==> flow/design.v <==
module multiplier
  (
   input                     clk,
   input                     rst,
   input                     en,
   input [BITS-1:0]          data_a,
   input [BITS-1:0]          data_b,
   output reg [(BITS*2)-1:0] result,
   output                    done
   );
   parameter BITS = 16;
   localparam STATE_IDLE     = 0;
   localparam STATE_MULTIPLY = 1;
   reg                    state;
   reg [$clog2(BITS)-1:0] mul_counter;
   reg [BITS-1:0]         data_a_reg;
   reg [(BITS*2)-1:0]     data_b_reg;
   assign done = (STATE_IDLE == state) && !en;
   always @ (posedge clk) begin
      case (state)
         STATE_IDLE: begin
            if (en) begin
               mul_counter <= 0;
               data_a_reg <= data_a;
               data_b_reg <= { {BITS{1'b0}}, data_b };
               result <= 0;
               state <= STATE_MULTIPLY;
            end
         end
         STATE_MULTIPLY: begin
            if (mul_counter == BITS - 1) begin
               state <= STATE_IDLE;
            end else begin
               mul_counter <= mul_counter + 1;
            end
            data_a_reg <= data_a_reg >> 1;
            data_b_reg <= data_b_reg << 1;
            if (data_a_reg[0]) begin
               result <= result + data_b_reg;
            end
         end
      endcase
      if (rst) begin
         state <= STATE_IDLE;
      end
   end
endmodule
module divider
  (
   input                 clk,
   input                 rst,
   input                 en,
   input [BITS-1:0]      dividend,
   input [BITS-1:0]      divisor,
   output reg [BITS-1:0] quotient,
   output [BITS-1:0]     remainder,
   output                done
   );
   parameter BITS = 16;
   localparam STATE_IDLE   = 0;
   localparam STATE_DIVIDE = 1;
   reg                    state;
   reg [$clog2(BITS)-1:0] div_counter;
   reg [(BITS-1)*2:0]     dividend_reg;
   reg [(BITS-1)*2:0]     divisor_reg;
   assign done = (STATE_IDLE == state) && !en;
   assign remainder = dividend_reg[BITS-1:0];
   always @ (posedge clk) begin
      case (state)
        STATE_IDLE: begin
           if (en) begin
              div_counter <= 0;
              dividend_reg <= { {BITS-1{1'b0}}, dividend };
              divisor_reg <= { divisor, {BITS-1{1'b0}} };
              quotient <= 0;
              state <= STATE_DIVIDE;
           end
        end
        STATE_DIVIDE: begin
           if (div_counter == BITS - 1) begin
              state <= STATE_IDLE;
           end else begin
              div_counter <= div_counter + 1;
           end
           divisor_reg <= divisor_reg >> 1;
           if (dividend_reg < divisor_reg) begin
              quotient <= quotient << 1;
           end else begin
              quotient <= (quotient << 1) | 1'b1;
              dividend_reg <= dividend_reg - divisor_reg;
           end
        end
      endcase
      if (rst) begin
         state <= STATE_IDLE;
      end
   end
endmodule
module processor
  (
   input                        clk,
   input                        rst,
   input                        boot_done,
   output reg [11:0]            status_digits,
   output reg                   halted,
   output reg [16-1:0]  instr_ptr,
   input                        instr_valid,
   input [32-1:0]      cur_instr,
   output reg                   cache_wr_en,
   output reg [16-1:0]  cache_wr_addr,
   output reg [16-1:0]  cache_wr_data,
   input                        cache_wr_done,
   output reg                   cache_rd_en,
   output reg [16-1:0]  cache_rd_addr,
   input [16-1:0]       cache_rd_data,
   input                        cache_rd_done,
   input                        pixel_wr_done,
   output reg                   pixel_en,
   output reg [7:0]             pixel_rgb,
   output reg [7:0]             pixel_x,
   output reg [7:0]             pixel_y,
   input [16-1:0]       rnd,
   output reg                   ms_time_rst,
   input [16-1:0]       ms_time,
   input [142-1:0] buf_inputs
   );
   reg [16-1:0]  registers [16-1:0];
   reg                   overflow_flag;
   reg                   carry_flag;
   reg                   zero_flag;
   reg                   sign_flag;
   wire [7:0]            opcode = cur_instr[31:24];
   wire [7:0]            arg1 = cur_instr[23:16];
   wire [7:0]            arg2 = cur_instr[15:8];
   wire [3:0]            reg1 = arg1[3:0];
   wire [3:0]            reg2 = arg2[3:0];
   wire [16-1:0] dest = registers[reg1];
   wire [16-1:0] src  = registers[reg2];
   wire [15:0]           argA = cur_instr[23:8];
   wire [15:0]           argB = cur_instr[15:0];
   wire signed [16-1:0] signed_dest = dest;
   reg [3:0]             load_reg;
   reg                       multiply_en;
   reg [16-1:0]      multiply_data_a;
   reg [16-1:0]      multiply_data_b;
   wire [(16*2)-1:0] multiply_result;
   wire                      multiply_done;
   multiplier #(.BITS(16)) multiplier_
     (
      .clk(clk),
      .rst(rst),
      .en(multiply_en),
      .data_a(multiply_data_a),
      .data_b(multiply_data_b),
      .result(multiply_result),
      .done(multiply_done)
      );
   reg                   divide_en;
   reg [16-1:0]  dividend;
   reg [16-1:0]  divisor;
   wire [16-1:0] quotient;
   wire [16-1:0] remainder;
   wire                  divide_done;
   divider #(.BITS(16)) divider_
     (
      .clk(clk),
      .rst(rst),
      .en(divide_en),
      .dividend(dividend),
      .divisor(divisor),
      .quotient(quotient),
      .remainder(remainder),
      .done(divide_done)
      );
   localparam [3:0] STATE_PRE_BOOT   = 0;
   localparam [3:0] STATE_HALT       = 1;
   localparam [3:0] STATE_EXECUTING  = 2;
   localparam [3:0] STATE_WR_WAIT    = 3;
   localparam [3:0] STATE_PIXEL_WAIT = 4;
   localparam [3:0] STATE_RD_WAIT    = 5;
   localparam [3:0] STATE_RET_WAIT   = 6;
   localparam [3:0] STATE_MULTIPLY   = 7;
   localparam [3:0] STATE_DIVIDE     = 8;
   reg [3:0]            state;
   always @ (posedge clk) begin
      cache_wr_en <= 0;
      cache_rd_en <= 0;
      pixel_en <= 0;
      multiply_en <= 0;
      divide_en <= 0;
      ms_time_rst <= 0;
      case (state)
        STATE_PRE_BOOT: begin
           if (boot_done) begin
              state <= STATE_EXECUTING;
           end
        end
        STATE_HALT: begin
           halted <= 1;
        end
        STATE_EXECUTING: begin
           halted <= 0;
           if (instr_valid) begin
              execute();
           end
        end
        STATE_WR_WAIT: begin
           if (cache_wr_done) begin
              state <= STATE_EXECUTING;
           end
        end
        STATE_PIXEL_WAIT: begin
           if (pixel_wr_done) begin
              state <= STATE_EXECUTING;
           end
        end
        STATE_RD_WAIT: begin
           if (cache_rd_done) begin
              registers[load_reg] <= cache_rd_data;
              state <= STATE_EXECUTING;
           end
        end
        STATE_RET_WAIT: begin
           if (cache_rd_done) begin
              instr_ptr <= cache_rd_data + 32 / 8;
              state <= STATE_EXECUTING;
           end
        end
        STATE_MULTIPLY: begin
           if (multiply_done) begin
              registers[load_reg] <= multiply_result[16-1:0];
              state <= STATE_EXECUTING;
           end
        end
        STATE_DIVIDE: begin
           if (divide_done) begin
              registers[load_reg] <= quotient;
              state <= STATE_EXECUTING;
           end
        end
      endcase
      if (rst) begin
         state <= STATE_PRE_BOOT;
         status_digits <= 0;
         halted <= 0;
         instr_ptr <= 0;
         cache_wr_en <= 0;
         cache_rd_en <= 0;
         pixel_en <= 0;
         pixel_rgb <= 0;
         ms_time_rst <= 0;
         multiply_en <= 0;
         divide_en <= 0;
         overflow_flag <= 0;
         carry_flag <= 0;
         zero_flag <= 0;
         sign_flag <= 0;
      end
   end
   task execute;
      reg [16:0] result;
      begin
         result = 0;
         instr_ptr <= instr_ptr + 32 / 8;
         case (opcode)
           8'h00: begin
           end
           8'h01: begin
              registers[reg1] <= buf_inputs[src];
           end
           8'h02: begin
              if (cache_wr_done) begin
                 push(instr_ptr);
                 instr_ptr <= argA;
              end else begin
                 instr_ptr <= instr_ptr;
              end
           end
           8'h03: begin
              if (cache_rd_done) begin
                 pop();
                 registers[4'b0] <= registers[4'b0] - arg1 - 16 / 8;
                 state <= STATE_RET_WAIT;
              end else begin
                 instr_ptr <= instr_ptr;
              end
           end
           8'h04: begin
              if (cache_rd_done) begin
                 read(src);
              end else begin
                 instr_ptr <= instr_ptr;
              end
           end
           8'h05: begin
              if (cache_rd_done) begin
                 read(argB);
              end else begin
                 instr_ptr <= instr_ptr;
              end
           end
           8'h06: begin
              registers[reg1] <= src;
           end
           8'h07: begin
              registers[reg1] <= argB;
           end
           8'h08: begin
              if (cache_wr_done) begin
                 push(dest);
              end else begin
                 instr_ptr <= instr_ptr;
              end
           end
           8'h09: begin
              if (cache_rd_done) begin
                 pop();
              end else begin
                 instr_ptr <= instr_ptr;
              end
           end
           8'h0A: begin
              result = dest + src;
              registers[reg1] <= result[16-1:0];
           end
           8'h0B: begin
              result = dest - src;
              registers[reg1] <= result[16-1:0];
           end
           8'h0C: begin
              if (multiply_done) begin
                 multiply_en <= 1;
                 multiply_data_a <= dest;
                 multiply_data_b <= src;
                 state <= STATE_MULTIPLY;
                 load_reg <= reg1;
              end else begin
                 instr_ptr <= instr_ptr;
              end
           end
           8'h0D: begin
              if (divide_done) begin
                 divide_en <= 1;
                 dividend <= dest;
                 divisor <= src;
                 state <= STATE_DIVIDE;
                 load_reg <= reg1;
              end else begin
                 instr_ptr <= instr_ptr;
              end
           end
           8'h0E: begin
              registers[reg1] <= dest & src;
           end
           8'h0F: begin
              registers[reg1] <= dest | src;
           end
           8'h10: begin
              registers[reg1] <= dest ^ src;
           end
           8'h11: begin
              registers[reg1] <= dest << src;
           end
           8'h12: begin
              registers[reg1] <= signed_dest >>> src;
           end
           8'h13: begin
              registers[reg1] <= dest >> src;
           end
           8'h14: begin
              result = dest - src;
           end
           8'h15: begin
              result = { 1'b0, dest & src };
           end
           8'h16: begin
              pixel_rgb <= dest[7:0];
           end
           8'h17: begin
              if (pixel_wr_done) begin
                 pixel_en <= 1;
                 pixel_x <= dest[7:0];
                 pixel_y <= src[7:0];
                 state <= STATE_PIXEL_WAIT;
              end else begin
                 instr_ptr <= instr_ptr;
              end
           end
           8'h18: begin
              if (cache_wr_done) begin
                 write(dest, src);
              end else begin
                 instr_ptr <= instr_ptr;
              end
           end
           8'h19: begin
              if (cache_wr_done) begin
                 write(dest, argB);
              end else begin
                 instr_ptr <= instr_ptr;
              end
           end
           8'h1A: begin
              registers[reg1] <= ms_time;
           end
           8'h1B: begin
              ms_time_rst <= 1;
           end
           8'h1C: begin
              registers[reg1] <= rnd;
           end
           8'h30: begin
              instr_ptr <= dest;
           end
           8'h31: begin
              instr_ptr <= argA;
           end
           8'h32: begin
              if (zero_flag) begin
                 instr_ptr <= argA;
              end
           end
           8'h33: begin
              if (!zero_flag) begin
                 instr_ptr <= argA;
              end
           end
           8'h34: begin
              if (!zero_flag && sign_flag == overflow_flag) begin
                 instr_ptr <= argA;
              end
           end
           8'h35: begin
              if (sign_flag == overflow_flag) begin
                 instr_ptr <= argA;
              end
           end
           8'h36: begin
              if (!carry_flag && !zero_flag) begin
                 instr_ptr <= argA;
              end
           end
           8'h37: begin
              if (!carry_flag) begin
                 instr_ptr <= argA;
              end
           end
           8'h38: begin
              if (sign_flag != overflow_flag) begin
                 instr_ptr <= argA;
              end
           end
           8'h39: begin
              if (sign_flag != overflow_flag || zero_flag) begin
                 instr_ptr <= argA;
              end
           end
           8'h3A: begin
              if (carry_flag) begin
                 instr_ptr <= argA;
              end
           end
           8'h3B: begin
              if (carry_flag || zero_flag) begin
                 instr_ptr <= argA;
              end
           end
           8'h3C: begin
              if (overflow_flag) begin
                 instr_ptr <= argA;
              end
           end
           8'h3D: begin
              if (!overflow_flag) begin
                 instr_ptr <= argA;
              end
           end
           8'h3E: begin
              if (sign_flag) begin
                 instr_ptr <= argA;
              end
           end
           8'h3F: begin
              if (!sign_flag) begin
                 instr_ptr <= argA;
              end
           end
           default: begin
              status_digits <= 12'h700 | opcode;
              state <= STATE_HALT;
           end
         endcase
         if (8'h14 == opcode || 8'h15 == opcode ||
             8'h0A == opcode || 8'h0B == opcode) begin
            set_flags(result);
         end else begin
            clear_flags();
         end
      end
   endtask
   task write;
      input [16-1:0] data;
      input [16-1:0] addr;
      begin
         cache_wr_en <= 1;
         cache_wr_addr <= addr;
         cache_wr_data <= data;
         state <= STATE_WR_WAIT;
      end
   endtask
   task read;
      input [16-1:0] addr;
      begin
         load_reg <= reg1;
         cache_rd_en <= 1;
         cache_rd_addr <= addr;
         state <= STATE_RD_WAIT;
      end
   endtask
   task push;
      input [16-1:0] push_data;
      reg [16-1:0]   new_stack_ptr;
      begin
         new_stack_ptr = registers[4'b0] + 16 / 8;
         write(push_data, new_stack_ptr);
         registers[4'b0] <= new_stack_ptr;
      end
   endtask
   task pop;
      reg [16-1:0] stack_ptr;
      begin
         stack_ptr = registers[4'b0];
         read(stack_ptr);
         registers[4'b0] <= stack_ptr - 2;
      end
   endtask;
   task set_flags;
      input [16:0] result;
      begin
         if (8'h0A == opcode) begin
            overflow_flag <= (dest[16-1] &
                              src[16-1] &
                              ~result[16-1]) |
                             (~dest[16-1] &
                              ~src[16-1] &
                              result[16-1]);            
         end else if (8'h0B == opcode || 8'h14 == opcode) begin
            overflow_flag <= (dest[16-1] &
                              ~src[16-1] &
                              ~result[16-1]) |
                             (~dest[16-1] &
                              src[16-1] &
                              result[16-1]);
         end else begin
            overflow_flag <= 0;
         end
         carry_flag <= result[16];
         zero_flag <= (0 == result[16-1:0]);
         sign_flag <= result[16-1];
      end
   endtask
   task clear_flags;
      begin
         overflow_flag <= 0;
         carry_flag <= 0;
         zero_flag <= 0;
         sign_flag <= 0;
      end
   endtask
endmodule
==> reports on processor <==
=== From RTL to reports: processor ===
Each step is given for the RTL above and for the edited RTL.
Lines under "unedited" count in the file above, lines under "edited" in the edited file.
"change" is "edited" less "unedited", of the values as shown.
The mark - stands for no value.

* Top module: processor
* Clock port: clk
* Cell library: sky130hd
* Timing corner: tt_025C_1v80

=== Edit of the RTL ===
The edit as a unified diff against the file above.
A script made this edit. It changes what the design does and was not meant as an optimisation.

<pre>
@@ -360,5 +360,5 @@
            end
            8'h11: begin
-              registers[reg1] <= dest << src;
+              registers[reg1] <= dest << 3;
            end
            8'h12: begin
</pre>

=== Word-level counts ===
Source: Yosys, flattened and elaborated, memories not mapped. Widths are those after wreduce. Registers that Yosys merges into a memory's read port (data or address) are not register bits. Print and check cells do not count.
Yosys's memory passes give these memory sizes; they may raise the number of words (mostly to a power of two), join words into wider ones and drop unused or constant bits.

{| class="wikitable"
|+ Bit counts
! what !! unedited !! edited !! change
|-
| flip-flop bits (word level) || 348 || 348 || 0
|-
| RAM bits || 256 || 256 || 0
|-
| memories || 1 || 1 || 0
|-
| input port bits || 229 || 229 || 0
|-
| cells after elaboration || 486 || 485 || -1
|}

{| class="wikitable"
|+ Memory list
! what !! unedited !! edited
|-
| words x width with read and write ports || registers 16x16 r3 w1 || registers 16x16 r3 w1
|}

{| class="wikitable"
|+ Operators by class
! what !! unedited !! edited !! change
|-
| add/subtract/negate cells || 12 || 12 || 0
|-
| magnitude comparators || 1 || 1 || 0
|-
| equal/unequal tests || 95 || 95 || 0
|-
| shift operators || 4 || 3 || -1
|-
| mux-type cells || 237 || 237 || 0
|-
| bitwise logic cells || 44 || 44 || 0
|-
| reductions and logical operators || 57 || 57 || 0
|}

{| class="wikitable"
|+ Operators by type and width
! kind !! unedited !! edited !! change
|-
| left shift 16 x 16 -> 16 bit || 1 || 0 || -1
|-
| 2-to-1 mux 16 bit || 114 || 114 || 0
|-
| 2-to-1 mux 1 bit || 73 || 73 || 0
|-
| 2-to-1 mux 4 bit || 22 || 22 || 0
|-
| bitwise OR 1 bit || 20 || 20 || 0
|-
| inequality test 2 bit (second input constant) || 17 || 17 || 0
|-
| == test 8 x 6 -> 1 bit (second input constant) || 16 || 16 || 0
|-
| == test 8 x 5 -> 1 bit (second input constant) || 13 || 13 || 0
|-
| NOT 1 bit || 13 || 13 || 0
|-
| inequality test 2 x 1 -> 1 bit (second input constant) || 9 || 9 || 0
|-
| bitwise AND 1 bit || 8 || 8 || 0
|-
| == test 8 x 4 -> 1 bit (second input constant) || 8 || 8 || 0
|-
| OR reduction 4 bit || 7 || 7 || 0
|-
| logical OR 1 bit || 6 || 6 || 0
|-
| AND reduction 2 bit || 5 || 5 || 0
|-
| == test 4 x 3 -> 1 bit (second input constant) || 4 || 4 || 0
|-
| == test 8 x 3 -> 1 bit (second input constant) || 4 || 4 || 0
|-
| logical AND 1 bit || 4 || 4 || 0
|-
| logical NOT 1 bit || 4 || 4 || 0
|-
| inequality test 4 bit (second input constant) || 4 || 4 || 0
|-
| parallel mux 16 bit (select 2 bit) || 4 || 4 || 0
|-
| OR reduction 2 bit || 4 || 4 || 0
|-
| == test 4 bit (second input constant) || 3 || 3 || 0
|-
| 2-to-1 mux 31 bit || 3 || 3 || 0
|-
| 2-to-1 mux 32 bit || 3 || 3 || 0
|-
| inequality test 3 bit (second input constant) || 3 || 3 || 0
|-
| parallel mux 1 bit (select 2 bit) || 3 || 3 || 0
|-
| AND reduction 4 bit || 3 || 3 || 0
|}

The list need not be complete.

=== Logic depth ===
Yosys ltp: most cells in a row. Word level: on the elaborated netlist, between registers, memories and ports. Mapped: between sequential cells and ports; inverters and the memories' decode and read muxes count.

{| class="wikitable"
|+ Depth
! what !! unedited !! edited !! change
|-
| depth after elaboration || 18 || 18 || 0
|-
| ABC_AREA || 0 || 0 || -
|-
| mapped depth || 23 || 23 || 0
|-
| depth with buffers taken out || 18 || 17 || -1
|}

=== After synthesis ===
Source: synth_stat.txt of the flow (Yosys; design flattened, memories mapped). It holds for the ABC_AREA given above (unset counts as 0); a run with the other value may have another netlist.

{| class="wikitable"
|+ Synthesis totals
! what !! unedited !! edited !! change
|-
| mapped cells || 3210 || 3062 || -148
|-
| chip area (Yosys) (mm2) || 0.0356905 || 0.034971 || -0.0007195
|-
| mapped flip-flops || 577 || 577 || 0
|-
| buffer cells || 207 || 194 || -13
|}

{| class="wikitable"
|+ Cells by type
! type !! unedited !! edited !! change
|-
| sky130_fd_sc_hd__o21ai_0 || 142 || 174 || +32
|-
| sky130_fd_sc_hd__nor2_1 || 271 || 241 || -30
|-
| sky130_fd_sc_hd__a21oi_1 || 180 || 152 || -28
|-
| sky130_fd_sc_hd__nand2_1 || 279 || 252 || -27
|-
| sky130_fd_sc_hd__mux2_2 || 91 || 67 || -24
|-
| sky130_fd_sc_hd__a22oi_1 || 73 || 53 || -20
|-
| sky130_fd_sc_hd__o211ai_1 || 19 || 35 || +16
|-
| sky130_fd_sc_hd__o221ai_1 || 11 || 27 || +16
|-
| sky130_fd_sc_hd__mux4_2 || 145 || 159 || +14
|-
| sky130_fd_sc_hd__and2_1 || 62 || 49 || -13
|-
| sky130_fd_sc_hd__buf_2 || 40 || 27 || -13
|-
| sky130_fd_sc_hd__and3_1 || 32 || 21 || -11
|-
| sky130_fd_sc_hd__nand3_1 || 92 || 83 || -9
|-
| sky130_fd_sc_hd__nor4_1 || 25 || 16 || -9
|-
| sky130_fd_sc_hd__o21bai_1 || 5 || 13 || +8
|-
| sky130_fd_sc_hd__mux2i_1 || 114 || 107 || -7
|-
| sky130_fd_sc_hd__a221o_1 || 24 || 17 || -7
|-
| sky130_fd_sc_hd__or3_1 || 20 || 13 || -7
|}

The list need not be complete.
The figures by module come from a second, unflattened synthesis with its own total; it is not the netlist above.

{| class="wikitable"
|+ Second synthesis, totals
! what !! unedited !! edited !! change
|-
| cell total of the unflattened synthesis || 3614 || 3556 || -58
|-
| area total of the unflattened synthesis (mm2) || 0.0392326 || 0.0383893 || -0.0008433
|}

Each row is one instance without its submodules.

{| class="wikitable"
|+ Modules, unedited
! module !! times used !! cells !! area (mm2) !! seq. area (mm2)
|-
| processor || 1 || 2656 || 0.0287463 || 0.0127122
|-
| divider #(BITS=16) || 1 || 488 || 0.0052663 || 0.0024824
|-
| multiplier #(BITS=16) || 1 || 470 || 0.00522 || 0.0025424
|}

{| class="wikitable"
|+ Modules, edited
! module !! times used !! cells !! area (mm2) !! seq. area (mm2)
|-
| processor || 1 || 2598 || 0.027903 || 0.0127122
|-
| divider #(BITS=16) || 1 || 488 || 0.0052663 || 0.0024824
|-
| multiplier #(BITS=16) || 1 || 470 || 0.00522 || 0.0025424
|}

=== Worst setup path after synthesis ===
Source: OpenSTA report_checks on the synthesized netlist (no wires, ideal clock, input and output delay 20% of the period each), path of least setup slack; recovery checks are left aside. Register names are those of the netlist, which keeps one name where synthesis merged equal registers.

{| class="wikitable"
|+ Timing path after synthesis
! what !! unedited !! edited !! change
|-
| path type || in2reg || in2reg || -
|-
| from || input cur_instr[16] || input cur_instr[8] || -
|-
| to || memory registers[0][15] || memory registers[0][15] || -
|-
| clock period (ns) || 9.0 || 9.0 || 0.0
|-
| input delay (ns) || 1.800 || 1.800 || 0.000
|-
| launch time at the first pin (ns) || 1.800 || 1.800 || 0.000
|-
| arrival (ns) || 6.854 || 6.894 || +0.040
|-
| setup slack (ns) || 1.844 || 1.779 || -0.065
|-
| path delay (ns) || 5.356 || 5.421 || +0.065
|-
| stages || 20 || 23 || +3
|-
| buffers on the path || 4 || 8 || +4
|-
| synthesis period reached (ns) || 7.156 || 7.221 || +0.065
|}

"path delay" is the arrival time less input delay plus setup time.
"stages" counts driving pins, that of a launching flip-flop among them; a cell with two outputs on the path counts twice.
"synthesis period reached" is the clock period less the worst setup slack; recovery checks do not enter. This is arithmetic on one report: input and output delays are still those of the set period (20% each).
The rows between start and end are the longest chain of elaborated cells between them; the timing report does not say that the signal goes this way. Where chains are equally long, one stands for them.
Each line given opens the expression or statement behind the cell; cells for indexed reads and writes are added by Yosys, which also makes memories of some case tables.
The chain passes a memory read, where the word-level depth is cut; so it can be longer than that depth.
unedited: The path ends at the data pin of a flip-flop with enable; ways to the enable are not counted.

On the way, after synthesis, unedited:
* Cell sequence: sky130_fd_sc_hd__buf_2 -> sky130_fd_sc_hd__buf_2 -> sky130_fd_sc_hd__buf_2 -> sky130_fd_sc_hd__buf_2 -> sky130_fd_sc_hd__mux4_2 -> sky130_fd_sc_hd__a22oi_1 -> sky130_fd_sc_hd__nand2_1 -> sky130_fd_sc_hd__inv_1 -> sky130_fd_sc_hd__ha_1 -> sky130_fd_sc_hd__or2_2 -> sky130_fd_sc_hd__a221oi_1 -> sky130_fd_sc_hd__o22ai_1 -> sky130_fd_sc_hd__o41ai_1 -> sky130_fd_sc_hd__o41ai_1 -> sky130_fd_sc_hd__o31ai_2 -> sky130_fd_sc_hd__nand2_1 -> sky130_fd_sc_hd__a221o_1 -> sky130_fd_sc_hd__o311ai_1 -> sky130_fd_sc_hd__nand2_1 -> sky130_fd_sc_hd__a31oi_1
* Cells in the longest elaborated chain: 17

{| class="wikitable"
|+ RTL lines, path after synthesis, unedited
! what !! line !! source
|-
| start: declaration || 108 || <nowiki>input [32-1:0]      cur_instr,</nowiki>
|-
| memory (16 x 16 bit) || 127 || <nowiki>reg [16-1:0]  registers [16-1:0];</nowiki>
|-
| adder 16 x 16 -> 17 bit || 323 || <nowiki>result = dest + src;</nowiki>
|-
| 2-to-1 mux 16 bit || 265 || <nowiki>case (opcode)</nowiki>
|-
| 2-to-1 mux 16 bit || 203 || <nowiki>if (instr_valid) begin</nowiki>
|-
| 2-to-1 mux 16 bit || 192 || <nowiki>case (state)</nowiki>
|-
| 2-to-1 mux 16 bit x12 || - ||
|-
| end: declaration || 127 ||
|}

Some nets on the timed path still bear RTL names; the line given drives or declares the net.

{| class="wikitable"
|+ Nets with RTL names, path after synthesis, unedited
! signal !! line !! source
|-
| dest[1] || 137 || <nowiki>wire [16-1:0] dest = registers[reg1];</nowiki>
|}

On the way, after synthesis, edited:
* Cell sequence: sky130_fd_sc_hd__buf_6 -> sky130_fd_sc_hd__buf_6 -> sky130_fd_sc_hd__buf_4 -> sky130_fd_sc_hd__mux2_2 -> sky130_fd_sc_hd__mux4_2 -> sky130_fd_sc_hd__o21ai_2 -> sky130_fd_sc_hd__buf_6 -> sky130_fd_sc_hd__buf_4 -> sky130_fd_sc_hd__buf_6 -> sky130_fd_sc_hd__clkbuf_1 -> sky130_fd_sc_hd__ha_1 -> sky130_fd_sc_hd__clkbuf_1 -> sky130_fd_sc_hd__inv_1 -> sky130_fd_sc_hd__a21oi_1 -> sky130_fd_sc_hd__o211ai_1 -> sky130_fd_sc_hd__a21oi_1 -> sky130_fd_sc_hd__a211oi_1 -> sky130_fd_sc_hd__a221o_1 -> sky130_fd_sc_hd__a21oi_1 -> sky130_fd_sc_hd__o21bai_1 -> sky130_fd_sc_hd__o2111ai_1 -> sky130_fd_sc_hd__nor4b_1 -> sky130_fd_sc_hd__nor3_1

{| class="wikitable"
|+ RTL lines, path after synthesis, edited
! what !! line !! source
|-
| start: declaration || 108 || <nowiki>input [32-1:0]      cur_instr,</nowiki>
|-
| end: declaration || 127 || <nowiki>reg [16-1:0]  registers [16-1:0];</nowiki>
|}

edited: No chain of elaborated cells between the ends is given.

=== Timing after layout ===
Path of least setup slack in the final report of the runs of pair 1 (OpenROAD, finished layout, wires in). Where an end is a register, its clock arrival counts in the times.

{| class="wikitable"
|+ Timing path post-layout
! what !! unedited !! edited !! change
|-
| path type || in2reg || in2reg || -
|-
| from || input cur_instr[18] || input cur_instr[8] || -
|-
| to || memory registers[6][14] || memory registers[10][0] || -
|-
| clock period (ns) || 9.0 || 9.0 || 0.0
|-
| input delay (ns) || 1.80 || 1.80 || 0.00
|-
| launch time at the first pin (ns) || 1.80 || 1.80 || 0.00
|-
| arrival (ns) || 7.70 || 7.44 || -0.26
|-
| setup slack (ns) || 1.65 || 1.83 || +0.18
|-
| stages || 19 || 13 || -6
|-
| buffers on the path || 3 || 2 || -1
|}

The rows between start and end are the longest chain of elaborated cells between them; the timing report does not say that the signal goes this way. Where chains are equally long, one stands for them.
The chain passes a memory read, where the word-level depth is cut; so it can be longer than that depth.
unedited: The path ends at the data pin of a flip-flop with enable; ways to the enable are not counted.

On the way, post-layout, unedited:
* Cell sequence: sky130_fd_sc_hd__clkdlybuf4s50_1 -> sky130_fd_sc_hd__buf_4 -> sky130_fd_sc_hd__and2_1 -> sky130_fd_sc_hd__a22oi_1 -> sky130_fd_sc_hd__nand2_1 -> sky130_fd_sc_hd__inv_1 -> sky130_fd_sc_hd__ha_1 -> sky130_fd_sc_hd__a211oi_1 -> sky130_fd_sc_hd__o21a_1 -> sky130_fd_sc_hd__o31ai_1 -> sky130_fd_sc_hd__a2111oi_0 -> sky130_fd_sc_hd__buf_4 -> sky130_fd_sc_hd__o41ai_1 -> sky130_fd_sc_hd__xnor2_1 -> sky130_fd_sc_hd__a221o_1 -> sky130_fd_sc_hd__a211oi_1 -> sky130_fd_sc_hd__a221oi_1 -> sky130_fd_sc_hd__o221ai_1 -> sky130_fd_sc_hd__a21oi_2
* Cells in the longest elaborated chain: 17

{| class="wikitable"
|+ RTL lines, path post-layout, unedited
! what !! line !! source
|-
| start: declaration || 108 || <nowiki>input [32-1:0]      cur_instr,</nowiki>
|-
| memory (16 x 16 bit) || 127 || <nowiki>reg [16-1:0]  registers [16-1:0];</nowiki>
|-
| adder 16 x 16 -> 17 bit || 323 || <nowiki>result = dest + src;</nowiki>
|-
| 2-to-1 mux 16 bit || 265 || <nowiki>case (opcode)</nowiki>
|-
| 2-to-1 mux 16 bit || 203 || <nowiki>if (instr_valid) begin</nowiki>
|-
| 2-to-1 mux 16 bit || 192 || <nowiki>case (state)</nowiki>
|-
| 2-to-1 mux 16 bit x12 || - ||
|-
| end: declaration || 127 ||
|}

Some nets on the timed path still bear RTL names; the line given drives or declares the net.

{| class="wikitable"
|+ Nets with RTL names, path post-layout, unedited
! signal !! line !! source
|-
| dest[2] || 137 || <nowiki>wire [16-1:0] dest = registers[reg1];</nowiki>
|}

On the way, post-layout, edited:
* Cell sequence: sky130_fd_sc_hd__buf_4 -> sky130_fd_sc_hd__buf_4 -> sky130_fd_sc_hd__mux4_2 -> sky130_fd_sc_hd__mux4_2 -> sky130_fd_sc_hd__nor4_2 -> sky130_fd_sc_hd__nand4_2 -> sky130_fd_sc_hd__nor2_1 -> sky130_fd_sc_hd__nor3_1 -> sky130_fd_sc_hd__nor3_1 -> sky130_fd_sc_hd__o21ai_0 -> sky130_fd_sc_hd__a221oi_1 -> sky130_fd_sc_hd__a211oi_1 -> sky130_fd_sc_hd__a211o_1

{| class="wikitable"
|+ RTL lines, path post-layout, edited
! what !! line !! source
|-
| start: declaration || 108 || <nowiki>input [32-1:0]      cur_instr,</nowiki>
|-
| end: declaration || 127 || <nowiki>reg [16-1:0]  registers [16-1:0];</nowiki>
|}

edited: No chain of elaborated cells between the ends is given.

{| class="wikitable"
|+ Nets with RTL names, path post-layout, edited
! signal !! line !! source
|-
| src[9] || 138 || <nowiki>wire [16-1:0] src  = registers[reg2];</nowiki>
|}

=== Measured runs ===
Runs of the flow (Yosys, OpenROAD) on both versions; the two runs of a pair have the same settings. The constraints put input and output delay at 20% of the set period each and load the outputs with 0.01 pF.

Flow settings, pair 1:
* CORE_UTILIZATION: 40
* PLACE_DENSITY: 0.6
* period_ns: 9.0
* CAP_MARGIN: 20
* CORE_MARGIN: 2
* SLEW_MARGIN: 20

{| class="wikitable"
|+ Measured results, pair 1
! what !! unedited !! edited !! change
|-
| chip area in the Yosys report (mm2) || 0.0356905 || 0.034971 || -0.0007195
|-
| overall die area (mm2) || 0.0916303 || 0.0898081 || -0.0018222
|-
| area of the standard cells in the finished layout (mm2) || 0.042731 || 0.0416412 || -0.0010898
|-
| final utilization || 0.484 || 0.48 || -0.004
|-
| worst setup slack after layout (ns) || 1.655 || 1.833 || +0.178
|-
| clock period achieved (ns) || 7.345 || 7.167 || -0.178
|}

"clock period achieved": clock period set for the run, less the worst setup slack. It is reckoned from that one timing run; input and output delays stay at 20% of the period that was set.
